==> flow/design.v <==
module ULA_LCD(clk, rst, rs, rw, en, dados, SOMA, SUBT, MULT, IGUAL, A, B, sinalA, sinalB);
	input [7:0] A;
	input [7:0] B;
	input sinalA;
	input sinalB;
	input SOMA;
	input SUBT;
	input MULT;
	input IGUAL;
	output en;
	output rw;
	output rs;
	output [7:0] dados;
	input clk;
	input rst;
	reg rs;
	reg rw;
	reg en;
	reg [7:0] dados;
	reg [21:0] c45;
	reg [21:0] c5;
	reg [21:0] c25;
	integer c1;
	reg flag45;
	reg flag5;
	reg flag2meio;
	reg [9:0] est2;
	reg flagbt1;
	reg flagbt2;
	reg flagbt3;
	reg flagbt4;
	reg flag_rst;
	reg [31:0] estado;
	reg subest;
	reg [5:0] charPos;
	reg [1:0] operacao;
	reg menos;
	reg [7:0] Alinha;
	reg [7:0] Blinha;
	reg menosA;
	reg menosB;
	reg menosR;
	parameter T45 = 2250, T5 = 250, T25 = 125;
	parameter clear = 1, opSOMA=1, opSUBT=2, opMULT=3, opIGUAL=4, skipLn=192, WAIT=10, WRITE=11, DEFAULT=6;
	reg [21:0] n45, n5, n25;
	reg nf45, nf5, nf25;
	always @(posedge clk) begin
		n45 = c45; n5 = c5; n25 = c25;
		nf45 = flag45; nf5 = flag5; nf25 = flag2meio;
    	if(flag_rst) begin
        	n45 = 0;
        	n25 = 0;
        	n5 = 0;
        	nf5 = 0;
        	nf45 = 0;
        	nf25 = 0;
    	end
    	if(n45 == T45) begin
            	n45 = 0;
            	nf45 = 1;
    	end
    	else if (n45 < T45) begin
        	n45 = n45+1;
    	end
    	if(n5 == T5) begin
        	n5 = 0;
        	nf5 = 1;
    	end
    	else if (n5 < T5) begin
        	n5 = n5 + 1;
    	end
    	if(n25 == T25) begin
			n25 = 0;
			nf25 = 1;
		end
		else if(n25 < T25) begin
			n25 = n25 + 1;
		end
		if(rst) begin
			c45 <= 0; c5 <= 0; c25 <= 0;
			flag45 <= 0; flag5 <= 0; flag2meio <= 0;
		end
		else begin
			c45 <= n45; c5 <= n5; c25 <= n25;
			flag45 <= nf45; flag5 <= nf5; flag2meio <= nf25;
		end
	end
	always @(posedge clk) begin
	if(rst) begin
		rs <= 0;
		rw <= 0;
		en <= 0;
		dados <= 0;
		c1 = 0;
		est2 <= 0;
		flagbt1 = 0;
		flagbt2 = 0;
		flagbt3 = 0;
		flagbt4 = 0;
		flag_rst <= 0;
		estado <= 0;
		subest = 0;
		charPos <= 0;
		operacao = 0;
		menos = 0;
		Alinha = 0;
		Blinha = 0;
		menosA <= 0;
		menosB <= 0;
	end
	else begin
    	case(estado)
			0: begin
				if(flag45) begin
					estado <= 1;
					subest <= 0;
				end
				else begin
					rs <= 0;
					rw <= 0;
					en <= 0;
				end
			end
        	1: begin
   			 if(subest == 0) begin
   				 en <= 0;
   				 subest <= 1;
   				 flag_rst <= 1;
   			 end
   			 else if(subest == 1) begin
   				 if(flag5) begin
   					 c1 = c1+1;
   					 rs <= 0;
   					 rw <= 0;
   					 en <= 1;
   					 dados <= 8'b00111000;
   					 flag_rst <= 1;
   					 subest = 0;
   					 estado <= 20;
   					 est2 <= 1;
   				 end
   				 else begin
   					 en <= 0;
   					 flag_rst <= 0;
   				 end
   				 if(c1 == 4) begin
   					 flag_rst <= 1;
   					 estado <= 20;
   					 subest <= 0;
   					 est2 <= 2;
   				 end
   			 end
        	end
        	20: begin
				en <= 1;
				if(subest == 0) begin
					subest <= 1;
					flag_rst <= 1;
				end
				else if(subest == 1) begin
					if(flag2meio) begin
						estado <= est2;
						subest <= 0;
					end
					else begin
						flag_rst <= 0;
					end
				end
			end
        	2: begin
   			 if(subest == 0) begin
   				 en <= 0;
   				 subest <= 1;
   				 flag_rst <= 1;
   			 end
   			 else if(subest == 1) begin  	
				if(flag5) begin
					 rs <= 0;
					 rw <= 0;
					 en <= 1;
					 dados <= 8'b00001100;
					 flag_rst <= 1;
					 subest <= 0;
					 estado <= 20;
					 est2 <= 3;	
				end
				else flag_rst <= 0; 
   			 end
        	end
        	3: begin
   			 if(subest == 0) begin
   				 en <= 0;
   				 subest <= 1;
   				 flag_rst <= 1;
   			 end
   			 if(subest == 1) begin
   				 if(flag5) begin
   					 dados <= 1;
   					 flag_rst <= 1;
   					 subest <= 0;
   					 estado <= 20;
   					 est2 <= 4;
   				 end
   				 else begin
   					 en <= 0;
   					 flag_rst <= 0;
   				 end
   			 end
        	end
        	4: begin
				 if(subest == 0) begin
					 en <= 0;
					 subest <= 1;
					 flag_rst <= 1;
				 end
				 if(subest == 1) begin
					 if(flag5) begin
						 rs <= 1'b0;
						 rw <= 1'b0;
						 en <= 1'b1;
						 dados <= 8'b0000110;
						 flag_rst <= 1;
						 subest <= 0;
						 estado <= 20;
						 est2 <= 5;
					 end
					 else begin
						 en <= 0;
						 flag_rst <= 0;
					 end
				 end
        	end
        	5: begin
				if(subest == 0) begin
					dados <= 0;
					 en <= 0;
					 subest <= 1;
					 flag_rst <= 1;
				 end
				 if(subest == 1) begin
					 if(flag5) begin
						 subest <= 0;
						 estado <= 6; 
					 end
					 else begin
						 en <= 0;
						 flag_rst <= 0;
					 end
				 end
			end
			6: begin
				en <= 0;
				if(!SOMA & !flagbt1) begin
					flagbt1 = 1;
				end
				else if(SOMA & flagbt1) begin
					subest <= 0;
					estado <= 9;
					charPos <= 20;
					flagbt1 <= 0;
					flag_rst <= 1;
					menosA <= 1;
					menosB <= 1;
					operacao = opSOMA;
				end
				if(!SUBT & !flagbt2) begin
					flagbt2 = 1;
				end
				else if(SUBT & flagbt2) begin
					subest <= 0;
					estado <= 17;
					charPos <= 20;
					flag_rst <= 1;
					flagbt2 <= 0;
					menosA <= 1;
					menosB <= 1;
					operacao = opSUBT;
				end
				if(!MULT & !flagbt3) begin
					flagbt3 = 1;
				end
				else if(MULT & flagbt3) begin
					subest <= 0;
					estado <= 25;
					flagbt3 = 0;
					flag_rst <= 1;
					operacao = opMULT;
					menosA <= 1;
					menosB <= 1;
					charPos <= 20;
				end
				if(!IGUAL & !flagbt4) begin
					flagbt4 = 1;
				end
				else if(IGUAL & flagbt4) begin
					charPos <= 0;
					subest <= 0;
					estado <= 15;
					flagbt4 = 0;
				end
			end
			9: begin
				if(subest == 0) begin
					subest <= 1;
					flag_rst <= 1;
				end
				else if(subest == 1) begin
					if(flag5) begin
						rs <= 0;
						rw <= 0;
						en <= 1;
						dados <= 1;
						subest <= 0;
						flag_rst <= 1;
						estado <= 20;
						est2 <= 10;
					end
					else begin
						flag_rst <= 0;
						en <= 0;
					end
				end
			end
        	10: begin
				en <= 0;
				if(subest == 0) begin
					subest <= 1;
					flag_rst <= 1;
				end
				else if(subest == 1) begin
					if(flag5) begin
						subest <= 0;
						flag_rst <= 1;
						estado <= 11;
					end
					else begin
						flag_rst <= 0;
					end
				end
   			end
   			11: begin
				if (charPos == 20) begin
					rs <= 0;
					rw <= 0;
					en <= 1;
					dados <= 1;
					charPos <= 0;
					estado <= 20;
					est2 <= 10;
					subest <= 0;
				end	
				else if(charPos == 0) begin
					if(sinalA & menosA) begin
						rs <= 1;
						rw <= 0;
						en <= 1;
						dados <= 45;
						estado <= 20;
						est2 <= 10;
						subest <= 0;
						menosA <= 0;
					end
					else begin 
						rs <= 1;
						rw <= 0;
						en <= 1;
						dados <= ((A/100) + 48);
						charPos <= 1;
						estado <= 20;
						est2 <= 10;
						subest <= 0;
					end
				end
				else if(charPos == 1) begin
					rs <= 1;
					rw <= 0;
					en <= 1;
					dados <= (((A/10)%10) + 48);
					charPos <= 2;
					estado <= 20;
					est2 <= 10;
					subest <= 0;
				end
				else if(charPos == 2) begin
					rs <= 1;
					rw <= 0;
					en <= 1;
					dados <= ((A%10) + 48);
					charPos <= 3;
					estado <= 20;
					est2 <= 10;
					subest <= 0;
				end
				else if(charPos == 3) begin
					rs <= 1;
					rw <= 0;
					en <= 1;
					dados <= 32;
					charPos <= 4;
					estado <= 20;
					est2 <= 10;
					subest <= 0;
				end
				else if(charPos == 4) begin
					rs <= 1;
					rw <= 0;
					en <= 1;
					dados <= 43;
					charPos <= 5;
					estado <= 20;
					est2 <= 10;
					subest <= 0;
				end
				else if(charPos == 5) begin
					rs <= 1;
					rw <= 0;
					en <= 1;
					dados <= 32;
					charPos <= 6;
					estado <= 20;
					est2 <= 10;
					subest <= 0;
				end
				else if(charPos == 6) begin
					if(sinalB & menosB) begin
						rs <= 1;
						rw <= 0;
						en <= 1;
						dados <= 45;
						estado <= 20;
						est2 <= 10;
						subest <= 0;
						menosB <= 0;
					end
					else begin
						rs <= 1;
						rw <= 0;
						en <= 1;
						dados <= ((B/100) + 48);
						charPos <= 7;
						estado <= 20;
						est2 <= 10;
						subest <= 0;
					end
				end
				else if(charPos == 7) begin
					rs <= 1;
					rw <= 0;
					en <= 1;
					dados <= ((B/10)%10 + 48);
					charPos <= 8;
					estado <= 20;
					est2 <= 10;
					subest <= 0;
				end
				else if(charPos == 8) begin
					rs <= 1;
					rw <= 0;
					en <= 1;
					dados <= ((B%10) + 48);
					charPos <= 9;
					estado <= 20;
					est2 <= 10;
					subest <= 0;
				end
				else if(charPos == 9) begin
					rs <= 1;
					rw <= 0;
					en <= 1;
					dados <= 32;
					charPos <= 10;
					estado <= 20;
					est2 <= 10;
					subest <= 0;
				end
				else if(charPos == 10) begin
					rs <= 1;
					rw <= 0;
					en <= 1;
					dados <= 32;
					charPos <= 11;
					estado <= 20;
					est2 <= 10;
					subest <= 0;
				end
				else if(charPos == 11) begin
					rs <= 1;
					rw <= 0;
					en <= 1;
					dados <= 32;
					charPos <= 12;
					estado <= 20;
					est2 <= 10;
					subest <= 0;
				end
				else if(charPos == 12) begin
					rs <= 1;
					rw <= 0;
					en <= 1;
					dados <= 32;
					charPos <= 13;
					estado <= 20;
					est2 <= 10;
					subest <= 0;
				end
				else if(charPos == 13) begin
					rs <= 1;
					rw <= 0;
					en <= 1;
					dados <= 32;
					charPos <= 14;
					estado <= 20;
					est2 <= 10;
					subest <= 0;
				end
				else if(charPos == 14) begin
					rs <= 1;
					rw <= 0;
					en <= 1;
					dados <= 32;
					charPos <= 15;
					estado <= 20;
					est2 <= 10;
					subest <= 0;
				end
				else if(charPos == 15) begin
					rs <= 1;
					rw <= 0;
					en <= 1;
					dados <= 32;
					charPos <= 17;
					estado <= 20;
					est2 <= 10;
					subest <= 0;
				end
				else if(charPos == 17) begin
					en <= 0;
					estado <= 20;
					est2 <= 10;
					charPos <= 18;
					subest <= 0;
				end
				else if(charPos == 18) begin
					estado <= 6;
					subest <= 0;
				end
			end
   			15: begin
				Alinha = A;
				Blinha = B;
				if(operacao == opSOMA) begin
					if(sinalA & !sinalB) begin
						operacao = opSUBT;
						if(A > B) begin
							menos = 1;
						end
						else begin
							menos = 0;
							Alinha = B;
							Blinha = A;
						end
					end
					else if(!sinalA & sinalB) begin
						operacao = opSUBT;
						if(B > A) begin
							menos = 1;
							Alinha = B;
							Blinha = A;
						end
						else menos = 0;
					end
					else if(sinalA & sinalB) begin
						if(A>0 & B>0) menos = 1;
						else menos = 0;
					end
					else menos = 0;
				end
				else if(operacao == opSUBT) begin
					if(sinalA & !sinalB) begin
						operacao = opSOMA;
						if(A>0 & B>0) menos = 1;
						else menos = 0;
					end
					else if(!sinalA & sinalB) begin
						operacao = opSOMA;
						menos = 0;
					end
					else if(sinalA & sinalB) begin
						if(A > B) begin
							menos = 1;
						end
						else begin
							menos = 0;
							Alinha = B;
							Blinha = A;
						end
					end
					else begin
						if(B > A) begin
							menos = 1;
							Alinha = B;
							Blinha = A;
						end
						else menos = 0;
					end
				end
				case(operacao) 
					opSOMA: begin
						if(subest == 0) begin
							en <= 0;
							subest <= 1;
							flag_rst <= 1;
						end
						else if(subest == 1) begin
							if(flag5) begin
								rs <= 0;
								rw <= 0;
								en <= 1;
								subest <= 0;
								estado <= 20;
								est2 <= 13;
								dados <= 8'b11000000;
							end
							else begin
								flag_rst <= 0;
								en <= 0;
							end
						end
					end
					opSUBT: begin
						if(subest == 0) begin
							en <= 0;
							subest <= 1;
							flag_rst <= 1;
						end
						else if(subest == 1) begin
							if(flag5) begin
								rs <= 0;
								rw <= 0;
								en <= 1;
								subest <= 0;
								estado <= 20;
								est2 <= 18;
								dados <= 8'b11000000;
							end
							else begin
								flag_rst <= 0;
								en <= 0;
							end
						end
					end
					opMULT: begin
						if(subest == 0) begin
							en <= 0;
							subest <= 1;
							flag_rst <= 1;
						end
						else if(subest == 1) begin
							if(flag5) begin
								rs <= 0;
								rw <= 0;
								en <= 1;
								subest <= 0;
								estado <= 20;
								est2 <= 21;
								dados <= 8'b11000000;
								if(sinalA & !sinalB || !sinalA & sinalB) begin
									if(A>0 & B>0) menos = 1;
									else menos = 0;
								end
								else begin
									menos = 0;
								end
							end
							else begin
								flag_rst <= 0;
								en <= 0;
							end
						end
					end
				endcase		
			end
			13: begin
				if(subest == 0) begin
					en <= 0;
					subest <= 1;
					flag_rst <= 1;
				end
				else if(subest == 1) begin
					if(flag5) begin
						subest <= 0;
						estado <= 14;
					end
					else begin
						flag_rst <= 0;
						en <= 0;
					end
				end
			end
			14: begin
				if(subest == 0) begin
					en <= 0;
					subest <= 1;
					flag_rst <= 1;
				end
				else if(subest == 1) begin
					if(flag5) begin
						if(charPos == 0) begin
							subest <= 0;
							estado <= 20;
							est2 <= 13;
							charPos <= 1;
						end
						else if(charPos == 1) begin
							if(menos) begin
								menos = 0;
								rs <= 1;
								rw <= 0;
								en <= 1;
								dados <= 45;
								estado <= 20;
								est2 <= 13;
								subest <= 0;
							end
							else begin
								rs <= 1;
								rw <= 0;
								en <= 1;
								dados <= ((A+B)/100 + 48);
								subest <= 0;
								charPos <= 2;
								estado <= 20;
								est2 <= 13;
							end
						end
						else if(charPos == 2) begin
							rs <= 1;
							rw <= 0;
							en <= 1;
							dados <= ((((A+B)/10)%10) + 48);
							subest <= 0;
							charPos <= 3;
							estado <= 20;
							est2 <= 13;
						end
						else if(charPos == 3) begin
							rs <= 1;
							rw <= 0;
							en <= 1;
							dados <= (((A+B)%10) + 48);
							subest <= 0;
							charPos <= 4;
							estado <= 20;
							est2 <= 13;
						end
						else if(charPos == 4) begin
							rs <= 1;
							rw <= 0;
							en <= 1;
							dados <= 32;
							subest <= 0;
							charPos <= 5;
							estado <= 20;
							est2 <= 13;
						end
						else if(charPos == 5) begin
							subest <= 0;
							estado <= 20;
							est2 <= 6;
						end
					end
					else begin
						flag_rst <= 0;
						en <= 0;
					end
				end
			end
			16: begin
				en <= 0;
				if(subest == 0) begin
					subest <= 1;
					flag_rst <= 1;
				end
				else if(subest == 1) begin
					if(flag5) begin
						subest <= 0;
						flag_rst <= 1;
						estado <= 17;
					end
					else begin
						flag_rst <= 0;
					end
				end
			end
			17: begin
				if (charPos == 20) begin
					rs <= 0;
					rw <= 0;
					en <= 1;
					dados <= 1;
					charPos <= 0;
					estado <= 20;
					est2 <= 16;
					subest <= 0;
				end	
				else if(charPos == 0) begin
					if(sinalA & menosA) begin
						rs <= 1;
						rw <= 0;
						en <= 1;
						dados <= 45;
						estado <= 20;
						est2 <= 16;
						subest <= 0;
						menosA <= 0;
					end
					else begin 
						rs <= 1;
						rw <= 0;
						en <= 1;
						dados <= ((A/100) + 48);
						charPos <= 1;
						estado <= 20;
						est2 <= 16;
						subest <= 0;
					end
				end
				else if(charPos == 1) begin
					rs <= 1;
					rw <= 0;
					en <= 1;
					dados <= (((A/10)%10) + 48);
					charPos <= 2;
					estado <= 20;
					est2 <= 16;
					subest <= 0;
				end
				else if(charPos == 2) begin
					rs <= 1;
					rw <= 0;
					en <= 1;
					dados <= ((A%10) + 48);
					charPos <= 3;
					estado <= 20;
					est2 <= 16;
					subest <= 0;
				end
				else if(charPos == 3) begin
					rs <= 1;
					rw <= 0;
					en <= 1;
					dados <= 32;
					charPos <= 4;
					estado <= 20;
					est2 <= 16;
					subest <= 0;
				end
				else if(charPos == 4) begin
					rs <= 1;
					rw <= 0;
					en <= 1;
					dados <= 45;
					charPos <= 5;
					estado <= 20;
					est2 <= 16;
					subest <= 0;
				end
				else if(charPos == 5) begin
					rs <= 1;
					rw <= 0;
					en <= 1;
					dados <= 32;
					charPos <= 6;
					estado <= 20;
					est2 <= 16;
					subest <= 0;
				end
				else if(charPos == 6) begin
					if(sinalB & menosB) begin
						rs <= 1;
						rw <= 0;
						en <= 1;
						dados <= 45;
						estado <= 20;
						est2 <= 16;
						subest <= 0;
						menosB <= 0;
					end
					else begin 
						rs <= 1;
						rw <= 0;
						en <= 1;
						dados <= ((B/100) + 48);
						charPos <= 7;
						estado <= 20;
						est2 <= 16;
						subest <= 0;
					end
				end
				else if(charPos == 7) begin
					rs <= 1;
					rw <= 0;
					en <= 1;
					dados <= ((B/10)%10 + 48);
					charPos <= 8;
					estado <= 20;
					est2 <= 16;
					subest <= 0;
				end
				else if(charPos == 8) begin
					rs <= 1;
					rw <= 0;
					en <= 1;
					dados <= ((B%10) + 48);
					charPos <= 9;
					estado <= 20;
					est2 <= 16;
					subest <= 0;
				end
				else if(charPos == 9) begin
					rs <= 1;
					rw <= 0;
					en <= 1;
					dados <= 32;
					charPos <= 10;
					estado <= 20;
					est2 <= 16;
					subest <= 0;
				end
				else if(charPos == 10) begin
					rs <= 1;
					rw <= 0;
					en <= 1;
					dados <= 32;
					charPos <= 11;
					estado <= 20;
					est2 <= 16;
					subest <= 0;
				end
				else if(charPos == 11) begin
					rs <= 1;
					rw <= 0;
					en <= 1;
					dados <= 32;
					charPos <= 12;
					estado <= 20;
					est2 <= 16;
					subest <= 0;
				end
				else if(charPos == 12) begin
					rs <= 1;
					rw <= 0;
					en <= 1;
					dados <= 32;
					charPos <= 13;
					estado <= 20;
					est2 <= 16;
					subest <= 0;
				end
				else if(charPos == 13) begin
					rs <= 1;
					rw <= 0;
					en <= 1;
					dados <= 32;
					charPos <= 14;
					estado <= 20;
					est2 <= 16;
					subest <= 0;
				end
				else if(charPos == 14) begin
					rs <= 1;
					rw <= 0;
					en <= 1;
					dados <= 32;
					charPos <= 15;
					estado <= 20;
					est2 <= 16;
					subest <= 0;
				end
				else if(charPos == 15) begin
					rs <= 1;
					rw <= 0;
					en <= 1;
					dados <= 32;
					charPos <= 16;
					estado <= 20;
					est2 <= 16;
					subest <= 0;
				end
				else if(charPos == 16) begin
					en <= 0;
					estado <= 20;
					est2 <= 16;
					charPos <= 17;
					subest <= 0;
				end
				else if(charPos == 17) begin
					estado <= 6;
					subest <= 0;
				end
			end
			18: begin
				if(subest == 0) begin
					en <= 0;
					subest <= 1;
					flag_rst <= 1;
				end
				else if(subest == 1) begin
					if(flag5) begin
						subest <= 0;
						estado <= 19;
					end
					else begin
						flag_rst <= 0;
						en <= 0;
					end
				end
			end
			19: begin
				if(subest == 0) begin
					en <= 0;
					subest <= 1;
					flag_rst <= 1;
				end
				else if(subest == 1) begin
					if(flag5) begin
						if(charPos == 0) begin
							subest <= 0;
							estado <= 20;
							est2 <= 18;
							charPos <= 1;
						end
						else if(charPos == 1) begin
							if(menos) begin
								menos = 0;
								rs <= 1;
								rw <= 0;
								en <= 1;
								dados <= 45;
								estado <= 20;
								est2 <= 18;
								subest <= 0;
							end
							else begin
								rs <= 1;
								rw <= 0;
								en <= 1;
								dados <= ((Alinha-Blinha)/100 + 48);
								subest <= 0;
								charPos <= 2;
								estado <= 20;
								est2 <= 18;
							end
						end
						else if(charPos == 2) begin
							rs <= 1;
							rw <= 0;
							en <= 1;
							dados <= ((((Alinha-Blinha)/10)%10) + 48);
							subest <= 0;
							charPos <= 3;
							estado <= 20;
							est2 <= 18;
						end
						else if(charPos == 3) begin
							rs <= 1;
							rw <= 0;
							en <= 1;
							dados <= (((Alinha-Blinha)%10) + 48);
							subest <= 0;
							charPos <= 4;
							estado <= 20;
							est2 <= 18;
						end
						else if(charPos == 4) begin
							rs <= 1;
							rw <= 0;
							en <= 1;
							dados <= 32;
							subest <= 0;
							charPos <= 5;
							estado <= 20;
							est2 <= 18;
						end
						else if(charPos == 5) begin
							subest <= 0;
							estado <= 20;
							est2 <= 6;
						end
					end
					else begin
						flag_rst <= 0;
						en <= 0;
					end
				end
			end
			21: begin
				if(subest == 0) begin
					en <= 0;
					subest <= 1;
					flag_rst <= 1;
				end
				else if(subest == 1) begin
					if(flag5) begin
						subest <= 0;
						estado <= 22;
					end
					else begin
						flag_rst <= 0;
						en <= 0;
					end
				end
			end
			22: begin
				if(subest == 0) begin
					en <= 0;
					subest <= 1;
					flag_rst <= 1;
				end
				else if(subest == 1) begin
					if(flag5) begin
						if(charPos == 0) begin
							subest <= 0;
							estado <= 20;
							est2 <= 21;
							charPos <= 1;
						end
						else if(charPos == 1) begin
							if(menos) begin
								menos = 0;
								rs <= 1;
								rw <= 0;
								en <= 1;
								dados <= 45;
								estado <= 20;
								est2 <= 21;
								subest <= 0;
							end
							else begin
								rs <= 1;
								rw <= 0;
								en <= 1;
								dados <= ((A*B)/10000 + 48);
								subest <= 0;
								charPos <= 2;
								estado <= 20;
								est2 <= 21;
							end
						end
						else if(charPos == 2) begin
							rs <= 1;
							rw <= 0;
							en <= 1;
							dados <= ((((A*B)/1000)%10) + 48);
							subest <= 0;
							charPos <= 3;
							estado <= 20;
							est2 <= 21;
						end
						else if(charPos == 3) begin
							rs <= 1;
							rw <= 0;
							en <= 1;
							dados <= (((A*B/100)%10) + 48);
							subest <= 0;
							charPos <= 4;
							estado <= 20;
							est2 <= 21;
						end
						else if(charPos == 4) begin
							rs <= 1;
							rw <= 0;
							en <= 1;
							dados <= (((A*B/10)%10) + 48);
							subest <= 0;
							charPos <= 5;
							estado <= 20;
							est2 <= 21;
						end
						else if(charPos == 5) begin
							rs <= 1;
							rw <= 0;
							en <= 1;
							dados <= ((A*B)%10) + 48;
							subest <= 0;
							charPos <= 6;
							estado <= 20;
							est2 <= 21;
						end
						else if(charPos == 6) begin
							rs <= 1;
							rw <= 0;
							en <= 1;
							dados <= 32;
							subest <= 0;
							charPos <= 7;
							estado <= 20;
							est2 <= 21;
						end
						else if(charPos == 7) begin
							subest <= 0;
							estado <= 20;
							est2 <= 6;
						end
					end
					else begin
						flag_rst <= 0;
						en <= 0;
					end
				end
			end
			24: begin
				en <= 0;
				if(subest == 0) begin
					subest <= 1;
					flag_rst <= 1;
				end
				else if(subest == 1) begin
					if(flag5) begin
						subest <= 0;
						flag_rst <= 1;
						estado <= 25;
					end
					else begin
						flag_rst <= 0;
					end
				end
			end
			25: begin
				if (charPos == 20) begin
					rs <= 0;
					rw <= 0;
					en <= 1;
					dados <= 1;
					charPos <= 0;
					estado <= 20;
					est2 <= 24;
					subest <= 0;
				end	
				else if(charPos == 0) begin
					if(sinalA & menosA) begin
						rs <= 1;
						rw <= 0;
						en <= 1;
						dados <= 45;
						estado <= 20;
						est2 <= 24;
						subest <= 0;
						menosA <= 0;
					end
					else begin 
						rs <= 1;
						rw <= 0;
						en <= 1;
						dados <= ((A/100) + 48);
						charPos <= 1;
						estado <= 20;
						est2 <= 24;
						subest <= 0;
					end
				end
				else if(charPos == 1) begin
					rs <= 1;
					rw <= 0;
					en <= 1;
					dados <= (((A/10)%10) + 48);
					charPos <= 2;
					estado <= 20;
					est2 <= 24;
					subest <= 0;
				end
				else if(charPos == 2) begin
					rs <= 1;
					rw <= 0;
					en <= 1;
					dados <= ((A%10) + 48);
					charPos <= 3;
					estado <= 20;
					est2 <=24;
					subest <= 0;
				end
				else if(charPos == 3) begin
					rs <= 1;
					rw <= 0;
					en <= 1;
					dados <= 32;
					charPos <= 4;
					estado <= 20;
					est2 <= 24;
					subest <= 0;
				end
				else if(charPos == 4) begin
					rs <= 1;
					rw <= 0;
					en <= 1;
					dados <= 42;
					charPos <= 5;
					estado <= 20;
					est2 <= 24;
					subest <= 0;
				end
				else if(charPos == 5) begin
					rs <= 1;
					rw <= 0;
					en <= 1;
					dados <= 32;
					charPos <= 6;
					estado <= 20;
					est2 <= 24;
					subest <= 0;
				end
				else if(charPos == 6) begin
					if(sinalB & menosB) begin
						rs <= 1;
						rw <= 0;
						en <= 1;
						dados <= 45;
						estado <= 20;
						est2 <= 24;
						subest <= 0;
						menosB <= 0;
					end
					else begin 
						rs <= 1;
						rw <= 0;
						en <= 1;
						dados <= ((B/100) + 48);
						charPos <= 7;
						estado <= 20;
						est2 <= 24;
						subest <= 0;
					end
				end
				else if(charPos == 7) begin
					rs <= 1;
					rw <= 0;
					en <= 1;
					dados <= ((B/10)%10 + 48);
					charPos <= 8;
					estado <= 20;
					est2 <= 24;
					subest <= 0;
				end
				else if(charPos == 8) begin
					rs <= 1;
					rw <= 0;
					en <= 1;
					dados <= ((B%10) + 48);
					charPos <= 9;
					estado <= 20;
					est2 <= 24;
					subest <= 0;
				end
				else if(charPos == 9) begin
					rs <= 1;
					rw <= 0;
					en <= 1;
					dados <= 32;
					charPos <= 10;
					estado <= 20;
					est2 <= 24;
					subest <= 0;
				end
				else if(charPos == 10) begin
					rs <= 1;
					rw <= 0;
					en <= 1;
					dados <= 32;
					charPos <= 11;
					estado <= 20;
					est2 <= 24;
					subest <= 0;
				end
				else if(charPos == 11) begin
					rs <= 1;
					rw <= 0;
					en <= 1;
					dados <= 32;
					charPos <= 12;
					estado <= 20;
					est2 <= 24;
					subest <= 0;
				end
				else if(charPos == 12) begin
					rs <= 1;
					rw <= 0;
					en <= 1;
					dados <= 32;
					charPos <= 13;
					estado <= 20;
					est2 <= 24;
					subest <= 0;
				end
				else if(charPos == 13) begin
					rs <= 1;
					rw <= 0;
					en <= 1;
					dados <= 32;
					charPos <= 14;
					estado <= 20;
					est2 <= 24;
					subest <= 0;
				end
				else if(charPos == 14) begin
					rs <= 1;
					rw <= 0;
					en <= 1;
					dados <= 32;
					charPos <= 15;
					estado <= 20;
					est2 <= 24;
					subest <= 0;
				end
				else if(charPos == 15) begin
					rs <= 1;
					rw <= 0;
					en <= 1;
					dados <= 32;
					charPos <= 16;
					estado <= 20;
					est2 <= 24;
					subest <= 0;
				end
				else if(charPos == 16) begin
					en <= 0;
					estado <= 20;
					est2 <= 24;
					charPos <= 17;
					subest <= 0;
				end
				else if(charPos == 17) begin
					estado <= 6;
					subest <= 0;
				end
			end
    	endcase
	end
	end
endmodule
Reports on ULA_LCD
What the tools print for ULA_LCD, step after step.
Lines are those of the file above, counted from 1.
Library cell names are shortened.
{"block": "design", "top": "ULA_LCD", "clock_port": "clk", "lib": "sky130hd", "pvt_corner": "tt_025C_1v80"}

Elaborated design
Yosys after proc, flatten, opt, wreduce and memory -nomap, before mapping. Memory bits, and registers merged into a memory's read port (data or address), are not among the register bits. Print and check cells are not counted.
{"block": "op_classes", "n_cmp": 7, "mux": 636, "div": 24, "n_reduce_logical": 65, "multipliers": 1, "add_sub_neg": 23, "equal": 139, "n_logic": 14}
{"block": "ops", "cell": "32-bit two-way mux", "count": 90}
{"block": "ops", "cell": "32-bit by 4-bit remainder unit with 32-bit output with constant B", "count": 10}
{"block": "ops", "cell": "10-bit two-way mux", "count": 96}
{"block": "ops", "cell": "8-bit two-way mux", "count": 86}
{"block": "ops", "cell": "32-bit by 7-bit divider with 32-bit output with constant B", "count": 3}
{"block": "ops", "cell": "32-bit parallel mux with 17-bit select", "count": 1}
{"block": "ops", "cell": "32-bit by 14-bit divider with 32-bit output with constant B", "count": 1}
{"block": "ops", "cell": "8-bit by 7-bit divider with 32-bit output with constant B", "count": 2}
{"block": "ops", "cell": "32-bit by 4-bit divider with 32-bit output with constant B", "count": 3}
{"block": "ops", "cell": "6-bit two-way mux", "count": 63}
{"block": "ops", "cell": "32-bit by 10-bit divider with 32-bit output with constant B", "count": 1}
{"block": "ops", "cell": "32-bit by 5-bit equality test with 1-bit output with constant B", "count": 9}
{"block": "ops", "cell": "1-bit two-way mux", "count": 267}
{"block": "ops", "cell": "8-bit by 4-bit divider with 32-bit output with constant B", "count": 2}
{"block": "ops", "cell": "8-bit by 4-bit remainder unit with 32-bit output with constant B", "count": 2}
{"block": "ops", "cell": "32-bit by 4-bit equality test with 1-bit output with constant B", "count": 7}
{"block": "ops", "cell": "8-bit by 6-bit adder with 8-bit output with constant B", "count": 17}
{"block": "ops", "cell": "22-bit two-way mux", "count": 6}
{"block": "ops", "cell": "8-bit by 8-bit multiplier with 16-bit output", "count": 1}
{"block": "ops", "cell": "10-bit parallel mux with 12-bit select", "count": 1}
{"block": "ops", "cell": "2-bit != test with constant B", "count": 48}
{"block": "ops", "cell": "32-bit by 3-bit equality test with 1-bit output with constant B", "count": 3}
{"block": "ops", "cell": "8-bit parallel mux with 12-bit select", "count": 1}
{"block": "ops", "cell": "22-bit by 1-bit adder with 22-bit output with constant B", "count": 3}
{"block": "ops", "cell": "32-bit by 2-bit equality test with 1-bit output with constant B", "count": 2}
{"block": "ops", "cell": "19-bit != test with constant B", "count": 3}
{"block": "ops", "cell": "28-bit AND reduction", "count": 2}
{"block": "ops", "cell": "6-bit by 4-bit equality test with 1-bit output with constant B", "count": 8}
Other operator kinds: 69; their cells: 171.
{"block": "word_totals", "out_inout_bits": 11, "register_bits": 187}

Logic depth
Depth = most cells in a row (Yosys ltp): at word level without a register or memory, in the mapped netlist without a sequential cell, where the memories' decode and read muxes count.
{"block": "depth", "word_depth": 21, "ABC_AREA": 0, "ltp_mapped": 497}

After synthesis
Yosys stat after the flow's synthesis: flattened, memories mapped to cells. It holds for the ABC_AREA given above (unset counts as 0); a run with the other value may have another netlist.
The area totals of this step are shown rounded.
{"block": "mapped", "sequential_area_um2": 4100, "buf_cells": 333, "cell_count": 8662, "yosys_area_um2": 60000, "ff_cells": 203}
{"block": "by_type", "cell": "ha_1", "count": 514, "area_total_um2": 6.43E+03}
{"block": "by_type", "cell": "dfxtp_1", "count": 203, "area_total_um2": 4.06E+03}
{"block": "by_type", "cell": "nor2_1", "count": 876, "area_total_um2": 3.29E+03}
{"block": "by_type", "cell": "nand2_1", "count": 828, "area_total_um2": 3.11E+03}
{"block": "by_type", "cell": "a21oi_1", "count": 557, "area_total_um2": 2.79E+03}
{"block": "by_type", "cell": "xnor2_1", "count": 296, "area_total_um2": 2.59E+03}
{"block": "by_type", "cell": "o21ai_0", "count": 476, "area_total_um2": 2.38E+03}
{"block": "by_type", "cell": "nor3_1", "count": 443, "area_total_um2": 2.22E+03}
{"block": "by_type", "cell": "o21a_1", "count": 282, "area_total_um2": 2117.03}
{"block": "by_type", "cell": "o31ai_1", "count": 215, "area_total_um2": 1.61E+03}
{"block": "by_type", "cell": "mux2i_1", "count": 149, "area_total_um2": 1491.43}
{"block": "by_type", "cell": "xor2_1", "count": 142, "area_total_um2": 1.24E+03}
{"block": "by_type", "cell": "nand3_1", "count": 242, "area_total_um2": 1.21E+03}
{"block": "by_type", "cell": "mux2_2", "count": 104, "area_total_um2": 1.17E+03}
{"block": "by_type", "cell": "and2_1", "count": 174, "area_total_um2": 1.09E+03}
{"block": "by_type", "cell": "inv_1", "count": 275, "area_total_um2": 1032.24}
{"block": "by_type", "cell": "a211oi_1", "count": 130, "area_total_um2": 975.936}
{"block": "by_type", "cell": "a21o_1", "count": 120, "area_total_um2": 900.864}
Other cell types: 159; their cells: 2636.

Worst setup path after synthesis
Path of least setup slack by OpenSTA after synthesis, without wires, with an ideal clock, recovery checks aside; 20% of the period is set as input and as output delay. Where synthesis merged equal registers, the netlist keeps one of their names.
{"block": "synth_path", "path_kind": "input port to flip-flop", "start": "input port B[6]", "end": "register dados[6]", "driving_pins": 440, "slack_ns": 11.034, "period_ns": 120.0, "t_first_pin_ns": 24.000, "setup_time_ns": 0.065, "arrival_ns": 108.901, "delay_ns": 84.966, "required_ns": 119.935, "in_delay_ns": 24.000, "synth_period_reached_ns": 108.966}
"delay_ns" = arrival - input delay + setup time.
"driving_pins": output pins that drive a net of the path, with the launching flip-flop's if there is one; two outputs of one cell count as two.
"synth_period_reached_ns" is the clock period less the worst setup slack; recovery checks do not enter. This is arithmetic on one report: input and output delays are still those of the set period (20% each).
Between the ends stands the longest chain of elaborated cells between them, by number of cells; it is not shown to be the way that was timed. Of several equally long chains one is given.
Each line given opens the expression or statement behind the cell; cells for indexed reads and writes are added by Yosys, which also makes memories of some case tables.
A register here has more assigning lines than the two given.
{"block": "synth_via", "path_cell_list": "clkbuf_1 > clkbuf_1 > and2_1 > fa_1 > fa_1 > fa_1 > inv_1 > fa_1 > inv_1 > ha_1 > inv_1 > o21ai_0 > a21oi_1 > o21bai_1 > a21oi_1 > o21bai_1 > a21oi_1 > xnor2_1 > [... 404 more ...] > buf_6 > a2111o_1 > a311oi_4 > o211ai_1 > a21oi_1 > nand2_1 > o21ai_1 > inv_1 > ha_1 > o21ai_0 > nand2_1 > ha_1 > a311o_1 > a221oi_1 > o21ai_0 > a21oi_1 > a21oi_1 > nor2_1", "elab_chain_cells": 13, "cells_between": 69}
{"block": "synth_rtl", "element": "start: declaration", "line_no": 3, "text": "input [7:0] B;"}
{"block": "synth_rtl", "element": "8-bit by 4-bit divider with 32-bit output", "line_no": 1338, "text": "dados <= ((B/10)%10 + 48);"}
{"block": "synth_rtl", "element": "32-bit by 4-bit remainder unit with 32-bit output", "line_no": 1338}
{"block": "synth_rtl", "element": "8-bit by 6-bit adder with 8-bit output", "line_no": 1338}
{"block": "synth_rtl", "element": "8-bit two-way mux", "line_no": 1334, "text": "else if(charPos == 7) begin"}
{"block": "synth_rtl", "element": "8-bit two-way mux", "line_no": 1312, "text": "else if(charPos == 6) begin"}
{"block": "synth_rtl", "element": "8-bit two-way mux", "line_no": 1302, "text": "else if(charPos == 5) begin"}
{"block": "synth_rtl", "element": "8-bit two-way mux", "line_no": 1292, "text": "else if(charPos == 4) begin"}
{"block": "synth_rtl", "element": "8-bit two-way mux", "line_no": 1282, "text": "else if(charPos == 3) begin"}
{"block": "synth_rtl", "element": "8-bit two-way mux", "line_no": 1272, "text": "else if(charPos == 2) begin"}
{"block": "synth_rtl", "element": "8-bit two-way mux", "line_no": 1262, "text": "else if(charPos == 1) begin"}
{"block": "synth_rtl", "element": "8-bit two-way mux", "line_no": 1240, "text": "else if(charPos == 0) begin"}
{"block": "synth_rtl", "element": "8-bit two-way mux", "line_no": 1230, "text": "if (charPos == 20) begin"}
{"block": "synth_rtl", "element": "8-bit parallel mux with 12-bit select", "line_no": 112, "text": "case(estado)"}
{"block": "synth_rtl", "element": "end: assignment", "line_no": 367, "text": "dados <= ((A/100) + 48);"}
{"block": "synth_rtl", "element": "end: assignment", "line_no": 378, "text": "dados <= (((A/10)%10) + 48);"}
{"block": "synth_rtl", "element": "end: declaration", "line_no": 13, "text": "output [7:0] dados;"}

Timing after layout
From the final timing report of run B: the path of least setup slack in the routed layout; clock arrival at registers is part of the times.
{"block": "layout_path", "path_kind": "input port to flip-flop", "start": "input port A[0]", "end": "register dados[5]", "driving_pins": 433, "t_first_pin_ns": 22.80, "arrival_ns": 103.69, "setup_time_ns": 0.14, "required_ns": 114.41, "slack_ns": 10.72, "in_delay_ns": 22.80, "period_ns": 114.0}
Between the ends stands the longest chain of elaborated cells between them, by number of cells; it is not shown to be the way that was timed. Of several equally long chains one is given.
A register here has more assigning lines than the two given.
{"block": "layout_via", "path_cell_list": "clkdlybuf4s50_1 > buf_6 > nand2_1 > fa_1 > inv_1 > fa_1 > ha_1 > inv_1 > fa_1 > inv_1 > ha_1 > a21oi_2 > o21ai_0 > a21oi_1 > o21ai_0 > a21oi_2 > o21bai_1 > a21oi_1 > [... 397 more ...] > a2111o_1 > o21ai_4 > or3_1 > a311oi_4 > o211ai_1 > a21oi_1 > nand2_1 > o21ai_2 > inv_1 > ha_1 > o21ai_0 > nand2_1 > ha_1 > o22ai_1 > nor4_1 > a311oi_1 > a211oi_1 > a211oi_1", "elab_chain_cells": 12, "cells_between": 59}
{"block": "layout_rtl", "element": "start: declaration", "line_no": 2, "text": "input [7:0] A;"}
{"block": "layout_rtl", "element": "8-bit by 8-bit multiplier with 16-bit output", "line_no": 1174, "text": "dados <= (((A*B/10)%10) + 48);"}
{"block": "layout_rtl", "element": "32-bit by 4-bit divider with 32-bit output", "line_no": 1174}
{"block": "layout_rtl", "element": "32-bit by 4-bit remainder unit with 32-bit output", "line_no": 1174}
{"block": "layout_rtl", "element": "8-bit by 6-bit adder with 8-bit output", "line_no": 1174}
{"block": "layout_rtl", "element": "8-bit two-way mux", "line_no": 1170, "text": "else if(charPos == 4) begin"}
{"block": "layout_rtl", "element": "8-bit two-way mux", "line_no": 1160, "text": "else if(charPos == 3) begin"}
{"block": "layout_rtl", "element": "8-bit two-way mux", "line_no": 1150, "text": "else if(charPos == 2) begin"}
{"block": "layout_rtl", "element": "8-bit two-way mux", "line_no": 1128, "text": "else if(charPos == 1) begin"}
{"block": "layout_rtl", "element": "8-bit two-way mux", "line_no": 1122, "text": "if(charPos == 0) begin"}
{"block": "layout_rtl", "element": "8-bit two-way mux", "line_no": 1121, "text": "if(flag5) begin"}
{"block": "layout_rtl", "element": "8-bit two-way mux", "line_no": 1115}
{"block": "layout_rtl", "element": "8-bit parallel mux with 12-bit select", "line_no": 112, "text": "case(estado)"}
{"block": "layout_rtl", "element": "end: assignment", "line_no": 367, "text": "dados <= ((A/100) + 48);"}
{"block": "layout_rtl", "element": "end: assignment", "line_no": 378, "text": "dados <= (((A/10)%10) + 48);"}
{"block": "layout_rtl", "element": "end: declaration", "line_no": 13, "text": "output [7:0] dados;"}

Subject: flow runs of ULA_LCD

Hi,

Measured results for ULA_LCD: 4 stored runs of the Yosys and OpenROAD flow on sky130hd. The settings differ; the order carries no meaning. The constraints put input and output delay at 20% of the set period each and load the outputs with 0.01 pF.
The results are shown rounded.

Run A
==> flow/run.sh <==
#!/bin/bash
# the make line also repeats the synthesis and layout settings of config.mk as NAME=value (left out here)
make -C /OpenROAD-flow-scripts/flow DESIGN_CONFIG=/design/flow/config.mk WORK_HOME=/design/flow/orfs CLKGATE_MAP_FILE= finish
==> flow/config.mk <==
export PLATFORM = sky130hd
export DESIGN_NAME = ULA_LCD
export DESIGN_NICKNAME = ULA_LCD
export VERILOG_FILES = /design/flow/design.v
export SDC_FILE = /design/flow/constraint.sdc
export NUM_CORES = 4
export LEC_CHECK = 0
export ABC_AREA = 0
export CAP_MARGIN = 20
export CELL_PAD_IN_SITES_GLOBAL_PLACEMENT = 3
export CORE_ASPECT_RATIO = 1.91
export CORE_MARGIN = 2
export CORE_UTILIZATION = 44
export CTS_CLUSTER_DIAMETER = 355
export PLACE_DENSITY_LB_ADDON = 0.05
export SLEW_MARGIN = 40
export TNS_END_PERCENT = 95
==> flow/constraint.sdc <==
create_clock -name core_clock -period 120.0 [get_ports {clk}]
set_input_delay 24.0000 -clock core_clock [delete_from_list [all_inputs] [get_ports {clk}]]
set_output_delay 24.0000 -clock core_clock [all_outputs]
set_load 0.01 [all_outputs]

==> results of run A, as JSON <==
{
  "outcome": "no results, placement failed with FLW-0024"
}

Run B
==> flow/run.sh <==
#!/bin/bash
# the make line also repeats the synthesis and layout settings of config.mk as NAME=value (left out here)
make -C /OpenROAD-flow-scripts/flow DESIGN_CONFIG=/design/flow/config.mk WORK_HOME=/design/flow/orfs CLKGATE_MAP_FILE= finish
==> flow/config.mk <==
export PLATFORM = sky130hd
export DESIGN_NAME = ULA_LCD
export DESIGN_NICKNAME = ULA_LCD
export VERILOG_FILES = /design/flow/design.v
export SDC_FILE = /design/flow/constraint.sdc
export NUM_CORES = 4
export LEC_CHECK = 0
export CAP_MARGIN = 20
export CORE_MARGIN = 2
export CORE_UTILIZATION = 40
export SETUP_SLACK_MARGIN = 5.0
export SLEW_MARGIN = 20
==> flow/constraint.sdc <==
create_clock -name core_clock -period 114.0 [get_ports {clk}]
set_input_delay 22.8000 -clock core_clock [delete_from_list [all_inputs] [get_ports {clk}]]
set_output_delay 22.8000 -clock core_clock [all_outputs]
set_load 0.01 [all_outputs]

==> results of run B, as JSON <==
{
  "ws_hold_ns": 0.46,
  "layout_utilization_frac": 0.43,
  "tns_setup_ns": 0.000,
  "worst_setup_slack_ns": 11,
  "die_footprint_um2": 150000,
  "synth_area_um2": 60000
}

Run C
==> flow/run.sh <==
#!/bin/bash
# the make line also repeats the synthesis and layout settings of config.mk as NAME=value (left out here)
make -C /OpenROAD-flow-scripts/flow DESIGN_CONFIG=/design/flow/config.mk WORK_HOME=/design/flow/orfs CLKGATE_MAP_FILE= finish
==> flow/config.mk <==
export PLATFORM = sky130hd
export DESIGN_NAME = ULA_LCD
export DESIGN_NICKNAME = ULA_LCD
export VERILOG_FILES = /design/flow/design.v
export SDC_FILE = /design/flow/constraint.sdc
export NUM_CORES = 4
export LEC_CHECK = 0
export CAP_MARGIN = 20
export CORE_MARGIN = 2
export CORE_UTILIZATION = 46
export SLEW_MARGIN = 20
==> flow/constraint.sdc <==
create_clock -name core_clock -period 114.0 [get_ports {clk}]
set_input_delay 22.8000 -clock core_clock [delete_from_list [all_inputs] [get_ports {clk}]]
set_output_delay 22.8000 -clock core_clock [all_outputs]
set_load 0.01 [all_outputs]

==> results of run C, as JSON <==
{
  "ws_hold_ns": 0.46,
  "layout_utilization_frac": 0.49,
  "tns_setup_ns": 0.000,
  "worst_setup_slack_ns": 7.2,
  "die_footprint_um2": 130000,
  "synth_area_um2": 60000
}

Run D
==> flow/run.sh <==
#!/bin/bash
# the make line also repeats the synthesis and layout settings of config.mk as NAME=value (left out here)
make -C /OpenROAD-flow-scripts/flow DESIGN_CONFIG=/design/flow/config.mk WORK_HOME=/design/flow/orfs CLKGATE_MAP_FILE= finish
==> flow/config.mk <==
export PLATFORM = sky130hd
export DESIGN_NAME = ULA_LCD
export DESIGN_NICKNAME = ULA_LCD
export VERILOG_FILES = /design/flow/design.v
export SDC_FILE = /design/flow/constraint.sdc
export NUM_CORES = 4
export LEC_CHECK = 0
export ABC_AREA = 1
export CAP_MARGIN = 20
export CORE_MARGIN = 2
export CORE_UTILIZATION = 40
export SLEW_MARGIN = 20
export TNS_END_PERCENT = 20
==> flow/constraint.sdc <==
create_clock -name core_clock -period 120.0 [get_ports {clk}]
set_input_delay 24.0000 -clock core_clock [delete_from_list [all_inputs] [get_ports {clk}]]
set_output_delay 24.0000 -clock core_clock [all_outputs]
set_load 0.01 [all_outputs]

==> results of run D, as JSON <==
{
  "ws_hold_ns": 0.42,
  "layout_utilization_frac": 0.42,
  "tns_setup_ns": 0.000,
  "worst_setup_slack_ns": 22,
  "die_footprint_um2": 170000,
  "synth_area_um2": 67000
}

Regards
